==> flow/design.v <==
module fsm(
input logic CLK_50M,
output logic [15:0] audiodata,
input logic [31:0] flash_mem_readdata,
input logic flash_mem_readdatavalid,
input logic reset,
input logic direction,
output logic [6:0] state,
input logic newclock1,
output flash_mem_read,
input logic idle,
output logic [15:0] out,
output [3:0] flash_mem_byteenable
);
parameter [6:0] start = 7'b000_0000;
parameter [6:0] read = 7'b010_0000;
parameter [6:0] waitread = 7'b110_1111;
parameter [6:0] play1 = 7'b101_1111;
parameter [6:0] play2 = 7'b111_1111;
always_ff @ (posedge CLK_50M, posedge reset)
	begin
	if (reset) begin
		state<=start;
		audiodata<=16'b0;
		end
	else 
		begin
		case(state)
		start: if(idle)begin
			state<=read;
			end
			else
			state<=start;
		read:begin
			state<=waitread;
			end
		waitread:begin
			if ( flash_mem_readdatavalid==1'b1) state<= play1;
			end	
		play1:
			begin 
			if (direction)
				begin
				if(newclock1) 
					begin
					state<=start;
					audiodata<= flash_mem_readdata [31:16];
					end
				else 
				audiodata<= flash_mem_readdata [31:16];
				end
			else
				begin 
				if(newclock1) 
					begin
					audiodata<= flash_mem_readdata [15:0];
					state<=play2;
					end
				else
				audiodata<= flash_mem_readdata [15:0];
				end
			end
		play2:
			begin 
			if (direction)
				begin
				if(newclock1) 
					begin
					state<=start;
					audiodata<= flash_mem_readdata [15:0];
					end
				else 
				audiodata<= flash_mem_readdata [15:0];
				end
			else
				begin
				if(newclock1) 
					begin
					state<=start;
					audiodata<= flash_mem_readdata [31:16];
					end
				else 
				audiodata<= flash_mem_readdata [31:16];
				end
			end
		default: state<=start;
		endcase
end 
		end 
assign flash_mem_read=~state[4];
assign flash_mem_byteenable={~state[3],~state[2],~state[1],~state[0]};
assign out =flash_mem_readdata[15:0];
endmodule 
module clockdiv (input logic [31:0] d,input logic [31:0] desiredfreq,input logic clk, input logic rst, output logic reset, output logic newclock);
always_ff @ (posedge clk, posedge rst)
begin
	if (rst)
		begin
		newclock<=1'b0;
		reset<=1'b0;
		end
	else if (d==((32'd25000000/(desiredfreq))-32'd1))
		begin
		newclock<=1'b1;
		reset<=1'b0;
		end
	else if (d>=((32'd50000000/(desiredfreq))-32'b1))
		begin
		newclock<=1'b0;
		reset<=1'b1;
		end
	else
		begin
		newclock<= newclock;
		reset<=1'b0;
		end
end
endmodule
module counter(input logic clk, input logic rst, input logic reset, output logic [31:0] Q);
always_ff @ (posedge clk, posedge rst)
begin 
	if (rst)
		Q<=32'b0;
	else if (reset)
		begin
		Q<=32'b1;
		end
	else
		Q<=Q+32'b1;
end
endmodule
module flipflop #(parameter width = 23)(input logic clk, input logic rst, input logic [width-1:0] d, output logic [width-1:0] q);
always_ff @(posedge clk, posedge rst)
if (rst) q<={width{1'b0}};
else q<=d;
endmodule
module keyboardaddr (input logic [22:0]  currentaddr,
	input logic D, E, B, F, R,
	output logic [1:0] state,
	input logic clk,
	input logic rst,
	input logic en,
output logic idle,
	output logic [22:0] nextaddr
	);
	parameter idleFW = 2'b00;
	parameter idleBW = 2'b01;
	parameter FW = 2'b10;
	parameter BW = 2'b11;
assign idle=state[1];	
	always_ff @ (posedge clk, posedge rst)
	begin
				if (rst) begin
					state<=idleFW;
					nextaddr<=23'b0;
				end
				else if (en)
					case(state)
					idleFW:	 
							if(R) begin		 
								state<=idleFW;
								nextaddr<=1'b0;
								end
							else if(B) begin  
								state<=idleBW;
								nextaddr<=currentaddr;	
								end
							else if(E) begin	 
								state<=FW;
								nextaddr<=currentaddr+1'b1;
								end
							else begin		 
								state<=idleFW;
								nextaddr<=currentaddr;
								end
					idleBW:
							if(R) begin		 
								state<=idleBW;
								nextaddr<=1'b0;
								end
							else if(F) begin		 
								state<=idleFW;
								nextaddr<=currentaddr;	
								end
							else if(B) begin		 
								state<=BW;
								nextaddr<=currentaddr+1'b1;
								end
							else begin		 
								state<=idleBW;
								nextaddr<=currentaddr;
								end
					FW:			
							if(currentaddr==32'h7ffff) begin
						nextaddr<=32'b0;
							end
							else if(R) begin		 
									state<=FW;
									nextaddr<=32'b0;
								end
								else if(B) begin		 
									state<=BW;
									nextaddr<=currentaddr-1'b1;	
								end
								else if(D) begin		 
									state<=idleFW;
									nextaddr<=currentaddr;
								end
								else begin		 
									state<=FW;
									nextaddr<=currentaddr+1'b1;						
								end
					BW:
			if(currentaddr==32'b0) begin
				nextaddr<=32'h7ffff;
				end
							else if(R) begin 
								state<=BW;
								nextaddr<=32'h7ffff;
								end
							else if(F) begin		 
								state<=FW;
								nextaddr<=currentaddr+1'b1;	
								end
							else if(D) begin		 
								state<=idleBW;
								nextaddr<=currentaddr;
								end
							else begin		 
								state<=BW;
								nextaddr<=currentaddr-1'b1;
								end
						default: state<= idleFW;
				endcase
			end
endmodule
module vDFF(clk, rst, en, in, out);
	input logic clk;
	input logic rst;
	input logic en;
	input logic [22:0] in;
	output logic [22:0] out;
	always_ff @(posedge clk, posedge rst)
		if (rst) out<=23'b0;
		else if (en) out<=in;
endmodule 
module keyboardint(kbd, D,E,B,F,R);
	input logic [7:0] kbd;
	output D,E,B,F,R;
parameter character_B =8'h42;
parameter character_D =8'h44;
parameter character_E =8'h45;
parameter character_F =8'h46;
parameter character_R =8'h52;
parameter character_lowercase_b= 8'h62;
parameter character_lowercase_d= 8'h64;
parameter character_lowercase_e= 8'h65;
parameter character_lowercase_f= 8'h66;
parameter character_lowercase_r= 8'h72;
		assign D = (character_D == kbd)| (character_lowercase_d == kbd);
		assign E = (character_E == kbd)| (character_lowercase_e == kbd);
		assign B = (character_B == kbd)| (character_lowercase_b == kbd);
		assign F = (character_F == kbd)| (character_lowercase_f == kbd);
		assign R = (character_R == kbd)| (character_lowercase_r == kbd);
endmodule
module keyintegration(clk,rst,addvalue,prevaddvalue,keys);
	input logic clk;
	input logic rst;
	input logic [2:0] keys;
	output logic [31:0] addvalue;
	input logic [31:0] prevaddvalue;
	always_ff @(posedge clk, posedge rst)begin
			if(rst) begin
				addvalue<=0;
			end
			else if(keys[2]) begin
				addvalue<=0;
			end
			else if(keys[1]) begin
				addvalue<=prevaddvalue+32'd1000;
			end
			else if(keys[0]) begin
				addvalue<=prevaddvalue-32'd1000;
			end
			else begin
				addvalue<=prevaddvalue;
			end
		end
endmodule
`default_nettype none
module ipod_player(
    input  logic        clk,
    input  logic        reset,
    input  logic [7:0]  kbd_ascii,
    input  logic        speed_up,
    input  logic        speed_down,
    input  logic        speed_reset,
    input  logic        direction,
    input  logic [31:0] flash_readdata,
    input  logic        flash_readdatavalid,
    output logic        flash_read,
    output logic [3:0]  flash_byteenable,
    output logic [22:0] flash_address,
    output logic [15:0] audio_data,
    output logic        sample_clk
);
logic D,B,E,F,R;
logic [1:0] state2;
logic idle;
logic [6:0] state;
logic [15:0] out;
logic [22:0] nextaddress;
logic [22:0] currentaddress;
logic newclock1;
logic newclock1_q;
logic addr_en;
logic [31:0] d1;
logic resetcounter1;
logic [31:0] prevaddvalue;
logic [31:0] addvalue;
logic edgeclock1;
keyintegration speedcontrol(.clk(clk),.rst(reset),.addvalue(addvalue),.prevaddvalue(prevaddvalue),.keys({speed_reset,speed_up,speed_down}));
flipflop #(32) addvalueff (.clk(clk), .rst(reset), .d(addvalue), .q(prevaddvalue));
clockdiv div1 (.d(d1),.desiredfreq(32'd22000+addvalue),.clk(clk),.rst(reset),.reset(resetcounter1),.newclock(newclock1));
counter counter1 (.clk(clk), .rst(reset), .reset(resetcounter1), .Q(d1));
always_ff @(posedge clk, posedge reset)
    if (reset) newclock1_q <= 1'b0;
    else       newclock1_q <= newclock1;
assign addr_en = newclock1 & ~newclock1_q;
keyboardaddr addressset (.currentaddr(currentaddress),.clk(clk),.rst(reset),.en(addr_en),.idle(idle),.state(state2),.D(D),.E(E),.B(B),.F(F),.R(R),.nextaddr(nextaddress));
keyboardint keyboardinput (.kbd(kbd_ascii), .D(D), .E(E), .B(B), .F(F), .R(R));
vDFF addrVDFF(.clk(clk),.rst(reset),.en(addr_en),.in(nextaddress),.out(currentaddress));
doublesync newclock_doublsync(.indata(newclock1), .outdata(edgeclock1), .clk(clk), .reset(reset));
fsm flash(
.CLK_50M(clk),
.direction(direction),
.audiodata(audio_data),
.flash_mem_readdata(flash_readdata),
.flash_mem_readdatavalid(flash_readdatavalid),
.reset(reset),
.state(state),
.out(out),
.idle(idle),
.newclock1(edgeclock1),
.flash_mem_byteenable(flash_byteenable),
.flash_mem_read(flash_read)
);
assign flash_address = currentaddress[22:0];
assign sample_clk = newclock1;
endmodule
module doublesync(input logic indata, input logic clk, input logic reset, output logic outdata);
logic reg1;
always_ff @(posedge clk, posedge reset)
    if (reset) begin
        reg1 <= 1'b0;
        outdata <= 1'b0;
    end else begin
        reg1 <= indata;
        outdata <= reg1;
    end
endmodule
`default_nettype wire
== Tool chain data of ipod_player ==
Tool output for the design above, in the order of the flow.
Lines are those of the file above, counted from 1.
Cell names lack the library's common part.
The mark -- stands for no value.
Inputs
  top: ipod_player
  clock input: clk
  cell library: sky130hd
  library corner: tt_025C_1v80

== Word-level counts ==
Counts by Yosys on the flattened word-level netlist (proc, flatten, opt, wreduce; memories kept). Register bits leave out memories and registers merged into their read ports (data or address). Print and check cells are left out. Cells with the same type and inputs are merged into one.
Storage and ports
  bits in registers: 171
  input bits: 47
  output and inout port bits: 45
  elaborated cells: 113
Cells by class
  $add $sub $neg: 8
  div/mod/pow operators: 2
  magnitude comparators: 1
  equal/unequal tests: 23
  mux-type cells: 47
  bitwise gates (word level): 12
  reductions and logical operators: 8
Operators by type and width (count)
  26-bit by 32-bit divider with 32-bit output with constant A: 1
  25-bit by 32-bit divider with 32-bit output with constant A: 1
  23-bit two-way mux: 14
  32-bit two-way mux: 4
  23-bit parallel mux with 4-bit select: 1
  7-bit by 8-bit equality test with 1-bit output with constant A: 10
  32-bit by 1-bit subtractor with 32-bit output with constant B: 2
  7-bit parallel mux with 5-bit select: 1
  15-bit by 32-bit adder with 32-bit output with constant A: 1
  32-bit by 1-bit adder with 32-bit output with constant B: 1
  32-bit by 10-bit adder with 32-bit output with constant B: 1
  32-bit by 10-bit subtractor with 32-bit output with constant B: 1
  32-bit >= comparator: 1
  32-bit equality test: 1
  16-bit parallel mux with 2-bit select: 1
  16-bit two-way mux: 2
  2-bit two-way mux: 14
  7-bit two-way mux: 4
  23-bit by 1-bit adder with 23-bit output with constant B: 1
  23-bit by 1-bit subtractor with 23-bit output with constant B: 1
  23-bit by 19-bit equality test with 1-bit output with constant B: 1
  23-bit zero test: 1
  7-bit equality test with constant B: 3
  2-bit parallel mux with 4-bit select: 1
  7-bit by 6-bit equality test with 1-bit output with constant B: 1
  7-bit zero test: 1
  1-bit inverter: 6
  2-bit != test with constant B: 3
Not listed: further kinds 12, cells in them 21.

== Longest topological paths ==
Yosys ltp: most cells in a row. Word level: on the elaborated netlist, between registers, memories and ports. Mapped: between sequential cells and ports; inverters and the memories' decode and read muxes count.
Depth
  depth in word-level cells: 7
  ABC_AREA: 0
  gate-level depth with buffers: 392
  depth with buffers taken out: 346

== After synthesis ==
The flow's flattened synthesis, as Yosys stat reports it; memories are mapped. The netlist is that of the ABC_AREA named above (0 if unset); the other value can give another one.
Cell types
  ha_1: count 1011, area in all 1.26E+04 um2
  xnor2_1: count 553, area in all 4.84E+03 um2
  a21oi_1: count 941, area in all 4.71E+03 um2
  nor2_1: count 1198, area in all 4.5E+03 um2
  dfrtp_1: count 171, area in all 4.28E+03 um2
  nand2_1: count 1099, area in all 4.13E+03 um2
  o21ai_0: count 712, area in all 3.56E+03 um2
  a21o_1: count 402, area in all 3.02E+03 um2
  xor2_1: count 326, area in all 2.86E+03 um2
  o21a_1: count 249, area in all 1.87E+03 um2
  nor3_1: count 319, area in all 1.6E+03 um2
  nand3_1: count 300, area in all 1501.44 um2
  mux2_2: count 126, area in all 1.42E+03 um2
  inv_1: count 357, area in all 1.34E+03 um2
  clkbuf_1: count 268, area in all 1.01E+03 um2
  nand2b_1: count 162, area in all 1.01E+03 um2
  a31oi_1: count 154, area in all 963.424 um2
  or3_1: count 139, area in all 869.584 um2
Other cell types: 99; their cells: 2037.
Mapped netlist
  cell count: 10524
  cell area after synthesis: 71682.5 um2
  sequential part of the area: 4279.1 um2
  flip-flop cells: 171
  buffers: 390
The figures by module come from a second, unflattened synthesis with its own total; it is not the netlist above.
Unflattened totals
  cell total of the unflattened synthesis: 10689
  area (unflattened synthesis): 73663.1 um2
Rows give one instance, submodules left out.
Modules
  clockdiv: times used 1, cells 9383, area 62319.8 um2, sequential area 50.0 um2
  keyboardaddr: times used 1, cells 556, area 3792.4 um2, sequential area 625.6 um2
  keyintegration: times used 1, cells 242, area 2109.5 um2, sequential area 800.8 um2
  counter: times used 1, cells 166, area 1614.0 um2, sequential area 800.8 um2
  fsm: times used 1, cells 150, area 1357.6 um2, sequential area 575.6 um2
  vDFF: times used 1, cells 49, area 860.8 um2, sequential area 575.6 um2
  flipflop #(width=32): times used 1, cells 33, area 804.5 um2, sequential area 800.8 um2
  ipod_player: times used 1, cells 98, area 680.7 um2, sequential area 25.0 um2
  keyboardint: times used 1, cells 9, area 70.1 um2, sequential area 0.0 um2
  doublesync: times used 1, cells 3, area 53.8 um2, sequential area 50.0 um2

== Path before layout ==
OpenSTA on the mapped netlist: ideal clock, no wires. The path of least setup slack (recovery checks aside). Input and output delay are each 20% of the period. Register names are those of the netlist, which keeps one name where synthesis merged equal registers.
Path after synthesis
  kind: reg-to-reg
  from: reg speedcontrol.addvalue[4]
  to: reg div1.newclock
  clock period: 100.0 ns
  library setup time: 0.065 ns
  launch time at the first pin: 0.000 ns
  arrival: 82.974 ns
  required time: 99.935 ns
  path slack: 16.961 ns
  path delay: 83.039 ns
  stages on the path: 359
  buffers on the path: 52
  synthesis period reached: 83.039 ns
"path delay" = arrival - input delay + setup time.
"stages on the path" counts driving pins, that of a launching flip-flop among them; a cell with two outputs on the path counts twice.
"synthesis period reached" = period - worst setup slack (recovery checks aside). The figure is calculated, with input and output delays left at 20% of the set period.
The rows between start and end are the longest chain of elaborated cells between them; the timing report does not say that the signal goes this way. Where chains are equally long, one stands for them.
Each line given opens the expression or statement behind the cell; cells for indexed reads and writes are added by Yosys, which also makes memories of some case tables.
At most two assigning lines are given for a register; there are more.
Between the ends, after synthesis
  cell sequence: dfrtp_1 > clkbuf_1 > inv_1 > ha_1 > buf_2 > or4b_4 > a2111o_1 > nand4_1 > xor2_1 > nand4_2 > or4_1 > nor4_1 > o211ai_1 > nor2_1 > ha_1 > nor2_1 > a2111oi_0 > a311oi_1 > [... 323 more ...] > nor2_1 > ha_1 > ha_1 > a21o_1 > a21o_1 > a21o_1 > a21o_1 > a21o_1 > a21o_1 > a21o_1 > a21o_1 > a21o_1 > a21oi_1 > o21ai_0 > a221oi_1 > o31ai_1 > a221oi_1 > a21o_1
  length of the longest elaborated chain: 6
  elaborated cells between the ends (all ways): 10
  source lines of those cells: 3
  classes of those cells: add/sub (3); div (2); compare (1); eq/ne (1); mux (2); reduce/logical (1)
RTL lines, path after synthesis
  start: declaration: line 270  | output logic [31:0] addvalue;
  start: assignment: line 280  | addvalue<=prevaddvalue+32'd1000;
  start: assignment: line 283  | addvalue<=prevaddvalue-32'd1000;
  15-bit by 32-bit adder with 32-bit output: line 324  | clockdiv div1 (.d(d1),.desiredfreq(32'd22000+addvalue),.clk(clk),.rst(reset),.reset(resetcounter1),.newclock(n ...
  26-bit by 32-bit divider with 32-bit output: line 107  | else if (d>=((32'd50000000/(desiredfreq))-32'b1))
  32-bit by 1-bit subtractor with 32-bit output: line 107
  32-bit >= comparator: line 107
  1-bit two-way mux: line 107
  1-bit two-way mux: line 102  | else if (d==((32'd25000000/(desiredfreq))-32'd1))
  end: assignment: line 104  | newclock<=1'b1;
  end: assignment: line 114  | newclock<= newclock;
  end: declaration: line 94  | module clockdiv (input logic [31:0] d,input logic [31:0] desiredfreq,input logic clk, input logic rst, output ...

== Path in the finished layout ==
From the final timing report of entry A: the path of least setup slack in the routed layout; clock arrival at registers is part of the times.
Path post-layout
  kind: reg-to-reg
  from: reg speedcontrol.addvalue[5]
  to: reg div1.newclock
  clock period: 96.1 ns
  library setup time: 0.05 ns
  launch time at the first pin: 0.50 ns
  arrival: 91.84 ns
  required time: 96.55 ns
  path slack: 4.71 ns
  stages on the path: 344
  buffers on the path: 32
The rows between start and end are the longest chain of elaborated cells between them; the timing report does not say that the signal goes this way. Where chains are equally long, one stands for them.
At most two assigning lines are given for a register; there are more.
Between the ends, post-layout
  cell sequence: dfrtp_1 > inv_1 > ha_4 > or4b_4 > a2111oi_4 > nor4_1 > xnor2_2 > buf_4 > nand4_1 > buf_4 > or4_1 > nor4_1 > clkbuf_2 > o211ai_1 > nor2_1 > ha_1 > nor2_1 > a2111oi_0 > [... 308 more ...] > ha_1 > buf_4 > nand2_1 > xnor2_1 > ha_1 > a21o_1 > a21o_1 > a21o_1 > a21o_1 > a21o_1 > a21o_1 > a21oi_1 > o21ai_0 > a221oi_1 > o31ai_1 > buf_4 > a221oi_1 > a21o_1
  length of the longest elaborated chain: 6
  elaborated cells between the ends (all ways): 10
  source lines of those cells: 3
  classes of those cells: add/sub (3); div (2); compare (1); eq/ne (1); mux (2); reduce/logical (1)
RTL lines, path post-layout
  start: declaration: line 270  | output logic [31:0] addvalue;
  start: assignment: line 280  | addvalue<=prevaddvalue+32'd1000;
  start: assignment: line 283  | addvalue<=prevaddvalue-32'd1000;
  15-bit by 32-bit adder with 32-bit output: line 324  | clockdiv div1 (.d(d1),.desiredfreq(32'd22000+addvalue),.clk(clk),.rst(reset),.reset(resetcounter1),.newclock(n ...
  26-bit by 32-bit divider with 32-bit output: line 107  | else if (d>=((32'd50000000/(desiredfreq))-32'b1))
  32-bit by 1-bit subtractor with 32-bit output: line 107
  32-bit >= comparator: line 107
  1-bit two-way mux: line 107
  1-bit two-way mux: line 102  | else if (d==((32'd25000000/(desiredfreq))-32'd1))
  end: assignment: line 104  | newclock<=1'b1;
  end: assignment: line 114  | newclock<= newclock;
  end: declaration: line 94  | module clockdiv (input logic [31:0] d,input logic [31:0] desiredfreq,input logic clk, input logic rst, output ...

Data sheet: physical implementation of ipod_player

Measured results for ipod_player: 7 stored runs of the Yosys and OpenROAD flow on sky130hd. The settings differ; the order carries no meaning. The constraints put input and output delay at 20% of the set period each and load the outputs with 0.01 pF.
By "achieved clock period (ns)" is meant the clock period of the run minus its worst setup slack. This is arithmetic on one report: input and output delays are still those of the set period (20% each).
"worst setup path time (ns)": the worst setup path's part of the clock period (all of it between registers, 20% less for each end at a port) less its slack. A launch clock that arrives late makes it longer, a capture clock that arrives late makes it shorter.

settings of entry A
{
  "CAP_MARGIN": 35,
  "CELL_PAD_IN_SITES_GLOBAL_PLACEMENT": 0,
  "CORE_UTILIZATION": 44,
  "CTS_CLUSTER_DIAMETER": 52,
  "CTS_CLUSTER_SIZE": 67,
  "MIN_ROUTING_LAYER": "met1",
  "TNS_END_PERCENT": 5,
  "period_ns": 96.1,
  "CORE_MARGIN": 2,
  "SLEW_MARGIN": 20
}
report of entry A
yosys chip area after synthesis (um^2): 71682.5
finish__design__die__area: 166158.0
finish__design__instance__area__stdcell: 81941.1
finish__design__instance__utilization: 0.5051
finish__timing__setup__ws: 4.713
achieved clock period (ns): 91.387
worst setup path time (ns): 91.39
worst setup path kind: reg-to-reg

settings of entry B
{
  "CORE_UTILIZATION": 40,
  "SETUP_SLACK_MARGIN": 5,
  "period_ns": 93.1,
  "CAP_MARGIN": 20,
  "CORE_MARGIN": 2,
  "SLEW_MARGIN": 20
}
report of entry B
yosys chip area after synthesis (um^2): 71682.5
finish__design__die__area: 182607.0
finish__design__instance__area__stdcell: 86817.0
finish__design__instance__utilization: 0.4871
finish__timing__setup__ws: 9.385
achieved clock period (ns): 83.715
worst setup path time (ns): 83.71
worst setup path kind: reg-to-reg

settings of entry C
{
  "ABC_AREA": 1,
  "CAP_MARGIN": 35,
  "CORE_ASPECT_RATIO": 1.63,
  "CORE_UTILIZATION": 61,
  "CTS_CLUSTER_SIZE": 92,
  "SLEW_MARGIN": 0,
  "TNS_END_PERCENT": 10,
  "period_ns": 83.3,
  "CORE_MARGIN": 2
}
report of entry C
yosys chip area after synthesis (um^2): 67976.4
finish__design__die__area: 114204.0
finish__design__instance__area__stdcell: 77091.4
finish__design__instance__utilization: 0.6966
finish__timing__setup__ws: 5.005
achieved clock period (ns): 78.295
worst setup path time (ns): 78.30
worst setup path kind: reg-to-reg

settings of entry D
{
  "CELL_PAD_IN_SITES_GLOBAL_PLACEMENT": 3,
  "CORE_ASPECT_RATIO": 0.95,
  "CORE_MARGIN": 3,
  "CORE_UTILIZATION": 40,
  "GPL_TIMING_DRIVEN": 1,
  "MAX_ROUTING_LAYER": "met4",
  "MIN_ROUTING_LAYER": "met2",
  "SETUP_SLACK_MARGIN": 5.0,
  "period_ns": 70.7,
  "CAP_MARGIN": 20,
  "SLEW_MARGIN": 20
}
report of entry D: did not finish, route, GRT-0116

settings of entry E
{
  "ABC_AREA": 0,
  "CAP_MARGIN": 5,
  "CORE_ASPECT_RATIO": 0.72,
  "CORE_MARGIN": 2,
  "CORE_UTILIZATION": 62,
  "MIN_ROUTING_LAYER": "met2",
  "PLACE_DENSITY_LB_ADDON": 0.29,
  "SETUP_SLACK_MARGIN": 2.32,
  "period_ns": 108.0,
  "SLEW_MARGIN": 20
}
report of entry E: did not finish, route, GRT-0116

settings of entry F
{
  "CAP_MARGIN": 15,
  "GPL_TIMING_DRIVEN": 0,
  "HOLD_SLACK_MARGIN": 0.21,
  "MAX_ROUTING_LAYER": "met4",
  "MIN_ROUTING_LAYER": "met2",
  "PLACE_DENSITY_LB_ADDON": 0.09,
  "SETUP_SLACK_MARGIN": 5.0,
  "TNS_END_PERCENT": 15,
  "period_ns": 132.0,
  "CORE_MARGIN": 2,
  "CORE_UTILIZATION": 40,
  "SLEW_MARGIN": 20
}
report of entry F: did not finish, route, GRT-0116

settings of entry G
{
  "CELL_PAD_IN_SITES_GLOBAL_PLACEMENT": 2,
  "CORE_ASPECT_RATIO": 1.01,
  "CORE_MARGIN": 9,
  "CORE_UTILIZATION": 17,
  "CTS_CLUSTER_DIAMETER": 302,
  "GPL_ROUTABILITY_DRIVEN": 1,
  "MAX_ROUTING_LAYER": "met4",
  "PLACE_DENSITY_LB_ADDON": 0.08,
  "SETUP_SLACK_MARGIN": -2.0,
  "period_ns": 124.0,
  "CAP_MARGIN": 20,
  "SLEW_MARGIN": 20
}
report of entry G
yosys chip area after synthesis (um^2): 71682.5
finish__design__die__area: 445362.0
finish__design__instance__area__stdcell: 81255.4
finish__design__instance__utilization: 0.1935
finish__timing__setup__ws: 20.889
achieved clock period (ns): 103.111
worst setup path time (ns): 103.11
worst setup path kind: reg-to-reg
